==> flow/design.v <==
module DCT(input clk,
           input signed[11:0]a0,a1,a2,a3,a4,a5,a6,a7,
           output reg signed[11:0]b0,b1,b2,b3,b4,b5,b6,b7);
  wire [11:0] c1 = 12'b011111011000;
  wire [11:0] c2 = 12'b011101100100;
  wire [11:0] c3 = 12'b011010100110;
  wire [11:0] c4 = 12'b010110101000;
  wire [11:0] c5 = 12'b010001110001;
  wire [11:0] c6 = 12'b001100001111;
  wire [11:0] c7 = 12'b000110001111;
  wire signed [11:0] f07,f0_7,f16,f1_6,f25,f2_5,f34,f3_4;
  wire signed [11:0] f0734,f07_34,f1625,f16_25;
  wire signed [11:0] sum,diff;
  wire signed [11:0] x0,x1,x2,x3,x4,x5,x6,x7;
  wire signed[23:0]m8,m9,m10,m11,m12,m13,m14,m15,m16,m17,m18,m19,m20,m21,m22,m23,m24,m25,m26,m27;
  wire signed [23:0] m0,m1,m2,m3,m4,m5,m6,m7;
  reg [11:0] r0[7:0],r1[7:0],r2[7:0],r3[7:0],r4[7:0],r5[7:0],r6[7:0],r7 [7:0];
  wire [2:0] count = 0;
  add_sub B1(f07,f0_7,a0,a7);
  add_sub B2(f16,f1_6,a1,a6);
  add_sub B3(f25,f2_5,a2,a5);
  add_sub B4(f34,f3_4,a3,a4);
  add_sub B5(f0734,f07_34,f07,f34);
  add_sub B6(f1625,f16_25,f16,f25);
  add_sub B7(sum,diff,f0734,f1625);
  multiplier M1(m0,sum,c4);
  multiplier M2(m4,diff,c4);
  multiplier M3(m8,f07_34,c2);
  multiplier M4(m9,f16_25,c6);
  assign m2 = m8+m9;
  multiplier M5(m10,f07_34,c6);
  multiplier M6(m11,f16_25,c2);
  assign m6 = m10-m11;
  multiplier M7(m12,f0_7,c1);
  multiplier M8(m13,f0_7,c3);
  multiplier M9(m14,f0_7,c5);
  multiplier M10(m15,f0_7,c7);
  multiplier M11(m16,f1_6,c1);
  multiplier M12(m17,f1_6,c3);
  multiplier M13(m18,f1_6,c5);
  multiplier M14(m19,f1_6,c7);
  multiplier M15(m20,f2_5,c1);
  multiplier M16(m21,f2_5,c3);
  multiplier M17(m22,f2_5,c5);
  multiplier M18(m23,f2_5,c7);
  multiplier M19(m24,f3_4,c1);
  multiplier M20(m25,f3_4,c3);
  multiplier M21(m26,f3_4,c5);
  multiplier M22(m27,f3_4,c7);
  assign m1 = m12+m17+m22+m27;
  assign m3 = m13-m19-m20-m26;
  assign m5 = m14-m16+m23+m25;
  assign m7 = m15-m18+m21-m24;
  assign x0 = m0>>12;
  assign x1 = m1>>12;
  assign x2 = m2>>12;
  assign x3 = m3>>12;  
  assign x4 = m4>>12;
  assign x5 = m5>>12;
  assign x6 = m6>>12;
  assign x7 = m7>>12;
  always @(posedge clk)begin
    {b0,b1,b2,b3,b4,b5,b6,b7} <= {x0,x1,x2,x3,x4,x5,x6,x7};
  end
endmodule
module add_sub(
  output reg [11:0] sum,diff,                                           
  input [11:0] x,y                                                      
    );
always @(x or y)
begin
  sum=x+y;
  diff=x-y;
end
endmodule
module multiplier(
  output reg [23:0]out,
  input signed[11:0] x,y
);
  always @(x,y)begin
    out = x*y;
  end
endmodule
module block_mem(input clk,reset,wr,
		 input [11:0] in1,in2,in3,in4,in5,in6,in7,in8,
                 output reg [11:0] out0,out1,out2,out3,out4,out5,out6,out7
		);
  reg [11:0] mem_block[63:0];
reg [2:0] x,y;
  always@(posedge clk)
begin
	if(reset)
	begin
		x=0;
		y=0;
	end
	else if(wr==1)
	begin
      mem_block[(x*8)+0]<= in1;
      mem_block[(x*8)+1]<= in2;
      mem_block[(x*8)+2]<= in3;
      mem_block[(x*8)+3]<= in4;
      mem_block[(x*8)+4]<= in5;
      mem_block[(x*8)+5]<= in6;
      mem_block[(x*8)+6]<= in7;
      mem_block[(x*8)+7]<= in8;
		x<=x+1;
	end
  else if(wr==1'b0)
	begin
		out0 <=mem_block[y];
      out1 <=mem_block[8+y];
      out2 <=mem_block[16+y];
      out3 <=mem_block[24+y];
      out4 <=mem_block[32+y];
      out5 <=mem_block[40+y];
      out6 <=mem_block[48+y];
      out7 <=mem_block[56+y];
		y<= y+1;
	end
end
endmodule
module Full_DCT(input clk,wr_1,wr_2,reset,
           input [11:0]a0,a1,a2,a3,a4,a5,a6,a7,
           output signed[11:0]b0,b1,b2,b3,b4,b5,b6,b7);
  wire [11:0] r0,r1,r2,r3,r4,r5,r6,r7;
  DCT uut(clk,a0,a1,a2,a3,a4,a5,a6,a7,r0,r1,r2,r3,r4,r5,r6,r7);
  reg [11:0] R0,R1,R2,R3,R4,R5,R6,R7;
  wire [11:0] m10,m11,m12,m13,m14,m15,m16,m17;
  wire [11:0] m20,m21,m22,m23,m24,m25,m26,m27;
  reg dwr_1,dwr_2;
  always @(posedge clk)begin
    dwr_1 <= wr_1;
  end
  block_mem M1(clk,reset,dwr_1,
               r0,r1,r2,r3,r4,r5,r6,r7,
		       m10,m11,m12,m13,m14,m15,m16,m17
		      );
  always @(*) begin
    case(dwr_1)
      1'b0 : begin
            R0 = m10;
            R1 = m11;
            R2 = m12;
            R3 = m13;
            R4 = m14;
            R5 = m15;
            R6 = m16;
            R7 = m17;
      end
      default :begin
            R0 = 0;
            R1 = 0;
            R2 = 0;
            R3 = 0;
            R4 = 0;
            R5 = 0;
            R6 = 0;
            R7 = 0;
      end
      endcase
  end
  DCT uut1(clk,R0,R1,R2,R3,R4,R5,R6,R7,b0,b1,b2,b3,b4,b5,b6,b7);
endmodule
==> Reports on Full_DCT <==
The steps from the RTL of Full_DCT to its reports follow in flow order.
Line numbers count from 1 in the design file above.
Operators: Yosys type, input widths -> output width; for muxes data width and select width s.
Library cell names are shortened.
{ "setup": {"design": "Full_DCT", "clock_port": "clk", "cell_library": "sky130hd", "corner": "tt_025C_1v80"} }

==> After elaboration <==
Source: Yosys, flattened and elaborated, memories not mapped. Widths are those after wreduce. Registers that Yosys merges into a memory's read port (data or address) are not register bits. Print and check cells do not count. Equal cells are merged and count once.
Yosys's memory passes give these memory sizes; they may raise the number of words (mostly to a power of two), join words into wider ones and drop unused or constant bits.
{ "bits": {"reg_bits": 199, "mem_bits_rw": 768, "clocked_rd_ports_x_width": 96, "n_memories": 1, "input_bits": 100, "output_inout_bits": 96} }
{ "memory_table": {"columns": ["memory", "words", "width", "read_ports", "wr", "line_no", "source"], "rows": [
  ["M1.mem_block", 64, 12, 8, 8, 88, "reg [11:0] mem_block[63:0];"]
]} }
{ "op_classes": {"addsub": 72, "mul": 44, "muxes": 42, "logic": 2, "reduce_logical": 1} }
{ "op_table": {"columns": ["op", "n"], "rows": [
  ["$mul 12x11->23 const B", 12],
  ["$mul 12x10->22 const B", 12],
  ["$mul 12x12->24 const B", 8],
  ["$mul 12x9->21 const B", 12],
  ["$add 24x24->24", 14],
  ["$sub 24x24->24", 14],
  ["$mux 12", 24],
  ["$add 12x12->12", 14],
  ["$sub 12x12->12", 14],
  ["$mux 6", 16],
  ["$add 6x3->6 const A", 4],
  ["$add 6x3->6 const B", 4],
  ["$add 5x3->6 const A", 2],
  ["$add 6x2->6 const B", 2],
  ["$add 3x1->3 const B", 2],
  ["$add 6x1->6 const B", 1],
  ["$add 4x3->5 const A", 1],
  ["$not 1->1", 2],
  ["$reduce_and 2->1", 1],
  ["$mux 1", 2]
]} }

==> Longest topological paths <==
Longest topological path by Yosys (ltp), each cell counted once; first at word level (registers and memories cut), then after technology mapping (sequential cells cut; the memories' decode and read muxes count).
{ "depth": {"ltp_word": 6, "ABC_AREA": 1, "ltp_mapped": 62, "mapped_depth_nobuf": 61} }

==> Synthesis result <==
Source: synth_stat.txt of the flow (Yosys; design flattened, memories mapped). It holds for the ABC_AREA given above (unset counts as 0); a run with the other value may have another netlist.
{ "mapped": {"cells": 18267, "yosys_area_um2": 166687.4, "ffs": 1063, "n_buf": 230} }
{ "by_type": {"columns": ["cell", "n", "type_area_um2"], "rows": [
  ["fa_1", 2126, 4.26E+04],
  ["ha_1", 2846, 3.56E+04],
  ["edfxtp_1", 864, 2.59E+04],
  ["inv_1", 4485, 1.68E+04],
  ["xor2_1", 921, 8.07E+03],
  ["nand2_1", 1629, 6.11E+03],
  ["a21oi_1", 1135, 5.68E+03],
  ["nor2_1", 1205, 4.52E+03],
  ["o21ai_0", 836, 4.18E+03],
  ["dfxtp_1", 199, 3.98E+03],
  ["xnor2_1", 317, 2.78E+03],
  ["nand3_1", 358, 1.79E+03],
  ["a31oi_1", 167, 1.04E+03],
  ["o21bai_1", 125, 938.4],
  ["nand4_1", 119, 744.464],
  ["clkbuf_1", 173, 649.373],
  ["o22ai_1", 98, 613.088],
  ["a21o_1", 81, 608.083]
]} }
Other cell types: 53; their cells: 583.

==> Timing after synthesis <==
Source: OpenSTA report_checks on the synthesized netlist (no wires, ideal clock, input and output delay 20% of the period each), path of least setup slack; recovery checks are left aside. Register names are those of the netlist, which keeps one name where synthesis merged equal registers.
{ "synth_timing": {"path_kind": "input port to flip-flop", "start": "in a5[9]", "end": "reg uut.b5[11]", "clock_period_ns": 15.0, "setup_ns": 0.109, "t_arrival_ns": 13.270, "t_required_ns": 14.891, "slack_ns": 1.622, "path_delay_ns": 10.379, "path_stages": 46, "synth_period_reached_ns": 13.378} }
"path_delay_ns" is the arrival time less input delay plus setup time.
"path_stages" counts driving pins, that of a launching flip-flop among them; a cell with two outputs on the path counts twice.
"synth_period_reached_ns" is the clock period less the worst setup slack; recovery checks do not enter. This is arithmetic on one report: input and output delays are still those of the set period (20% each).
Between the ends stands the longest chain of elaborated cells between them, by number of cells; it is not shown to be the way that was timed. Of several equally long chains one is given.
A line is the first line of the expression or statement that the cell stems from. Yosys adds cells for indexed reads and writes and turns some case tables into memories.
{ "synth_between": {"cell_sequence": "inv_1 -> ha_1 -> clkbuf_1 -> nand2_1 -> nor2_1 -> nand4_1 -> nand3_1 -> nand2_1 -> nand2_1 -> buf_1 -> ha_1 -> inv_1 -> xor2_1 -> ha_1 -> inv_1 -> fa_1 -> inv_1 -> fa_1 -> [10 not listed] -> nand2_1 -> nand2_1 -> a21oi_1 -> xor2_1 -> fa_1 -> ha_1 -> fa_1 -> fa_1 -> fa_1 -> ha_1 -> inv_1 -> nor3_1 -> nand2_1 -> o311ai_0 -> xor2_1 -> nand3b_1 -> nand2_1 -> inv_1", "elab_chain_cells": 4} }
{ "synth_lines": {"columns": ["element", "line_no", "source"], "rows": [
  ["from (decl)", 124, "input [11:0]a0,a1,a2,a3,a4,a5,a6,a7,"],
  ["$sub 12x12->12", 73, "diff=x-y;"],
  ["$mul 12x10->22", 81, "out = x*y;"],
  ["$add 24x24->24 x2", 52, "assign m5 = m14-m16+m23+m25;"],
  ["to (decl)", 3, "output reg signed[11:0]b0,b1,b2,b3,b4,b5,b6,b7);"]
]} }

==> Timing after layout <==
Path of least setup slack in the final report of flow run A (OpenROAD, finished layout, wires in). Where an end is a register, its clock arrival counts in the times.
{ "layout_timing": {"path_kind": "input port to flip-flop", "start": "in a6[3]", "end": "reg uut.b3[11]", "clock_period_ns": 15.0, "setup_ns": 0.10, "t_arrival_ns": 14.34, "t_required_ns": 15.63, "slack_ns": 1.30, "path_stages": 44} }
Between the ends stands the longest chain of elaborated cells between them, by number of cells; it is not shown to be the way that was timed. Of several equally long chains one is given.
{ "layout_between": {"cell_sequence": "clkdlybuf4s50_1 -> inv_1 -> ha_1 -> a21oi_1 -> inv_1 -> a31oi_1 -> o21ai_0 -> xor2_1 -> buf_4 -> inv_1 -> fa_1 -> inv_1 -> ha_1 -> ha_1 -> fa_1 -> inv_1 -> fa_1 -> inv_1 -> [8 not listed] -> xor2_1 -> ha_1 -> inv_1 -> fa_1 -> fa_1 -> inv_1 -> fa_1 -> fa_1 -> inv_1 -> fa_1 -> ha_1 -> a21oi_1 -> nor2_1 -> a211oi_1 -> o221ai_1 -> o21bai_1 -> nand3_1 -> nand2_1", "elab_chain_cells": 5} }
{ "layout_lines": {"columns": ["element", "line_no", "source"], "rows": [
  ["from (decl)", 124, "input [11:0]a0,a1,a2,a3,a4,a5,a6,a7,"],
  ["$sub 12x12->12", 73, "diff=x-y;"],
  ["$mul 12x10->22", 81, "out = x*y;"],
  ["$sub 24x24->24 x3", 51, "assign m3 = m13-m19-m20-m26;"],
  ["to (decl)", 3, "output reg signed[11:0]b0,b1,b2,b3,b4,b5,b6,b7);"]
]} }

==> results <==
Design Full_DCT on sky130hd. What follows are 5 stored runs of the flow, each under its own settings; their order means nothing. The constraints put input and output delay at 20% of the set period each and load the outputs with 0.01 pF.
"achieved_clock_period_ns" is the run's clock period less its worst setup slack. It is reckoned from that one timing run; input and output delays stay at 20% of the period that was set.
By "timing.worst_path_ns" is meant the share of the clock period that the worst setup path is allowed (20% is reserved at inputs, 20% at outputs), minus its slack. Clock arrival times at its registers enter into it.
[
  {
    "run": "flow run A",
    "settings": { "ABC_AREA": 1, "CORE_UTILIZATION": 69, "CTS_CLUSTER_SIZE": 24, "period_ns": 15.0, "CAP_MARGIN": 20, "CORE_MARGIN": 2, "SLEW_MARGIN": 20 },
    "results": { "ys_area_um2": 166687.4, "hold_worst_slack_ns": 0.528, "timing.worst_path_ns": 10.70, "path_kind": "input port to flip-flop", "timing.setup.ws_ns": 1.296, "stdcell_area_um2": 176838.0, "final_util_frac": 0.736, "die_um2": 245525.0, "final_setup_tns_ns": 0.000, "achieved_clock_period_ns": 13.704 }
  },
  {
    "run": "flow run B",
    "settings": { "period_ns": 13.6, "CAP_MARGIN": 20, "CORE_MARGIN": 2, "CORE_UTILIZATION": 40, "SLEW_MARGIN": 20 },
    "results": { "ys_area_um2": 160975.6, "hold_worst_slack_ns": 0.549, "timing.worst_path_ns": 10.49, "path_kind": "input port to flip-flop", "timing.setup.ws_ns": 0.387, "stdcell_area_um2": 182080.0, "final_util_frac": 0.455, "die_um2": 407529.0, "final_setup_tns_ns": 0.000, "achieved_clock_period_ns": 13.213 }
  },
  {
    "run": "flow run C",
    "settings": { "ABC_AREA": 1, "CAP_MARGIN": 10, "CORE_ASPECT_RATIO": 1.3, "CORE_MARGIN": 5, "CORE_UTILIZATION": 69, "CTS_CLUSTER_DIAMETER": 289, "CTS_CLUSTER_SIZE": 11, "GPL_TIMING_DRIVEN": 0, "MAX_ROUTING_LAYER": "met4", "MIN_ROUTING_LAYER": "met1", "SLEW_MARGIN": 25, "period_ns": 16.5 },
    "results": { "ys_area_um2": 166687.4, "hold_worst_slack_ns": 0.523, "timing.worst_path_ns": 13.07, "path_kind": "input port to flip-flop", "timing.setup.ws_ns": 0.129, "stdcell_area_um2": 179445.0, "final_util_frac": 0.747, "die_um2": 251589.0, "final_setup_tns_ns": 0.000, "achieved_clock_period_ns": 16.371 }
  },
  {
    "run": "flow run D",
    "settings": { "CORE_UTILIZATION": 23, "period_ns": 14.5, "CAP_MARGIN": 20, "CORE_MARGIN": 2, "SLEW_MARGIN": 20 },
    "results": { "ys_area_um2": 160975.6, "hold_worst_slack_ns": 0.545, "timing.worst_path_ns": 11.06, "path_kind": "input port to flip-flop", "timing.setup.ws_ns": 0.543, "stdcell_area_um2": 182685.0, "final_util_frac": 0.262, "die_um2": 706600.0, "final_setup_tns_ns": 0.000, "achieved_clock_period_ns": 13.957 }
  },
  {
    "run": "flow run E",
    "settings": { "period_ns": 15.0, "CAP_MARGIN": 20, "CORE_MARGIN": 2, "CORE_UTILIZATION": 40, "SLEW_MARGIN": 20 },
    "results": { "ys_area_um2": 160975.6, "hold_worst_slack_ns": 0.543, "timing.worst_path_ns": 11.25, "path_kind": "input port to flip-flop", "timing.setup.ws_ns": 0.749, "stdcell_area_um2": 175573.0, "final_util_frac": 0.439, "die_um2": 407529.0, "final_setup_tns_ns": 0.000, "achieved_clock_period_ns": 14.251 }
  }
]
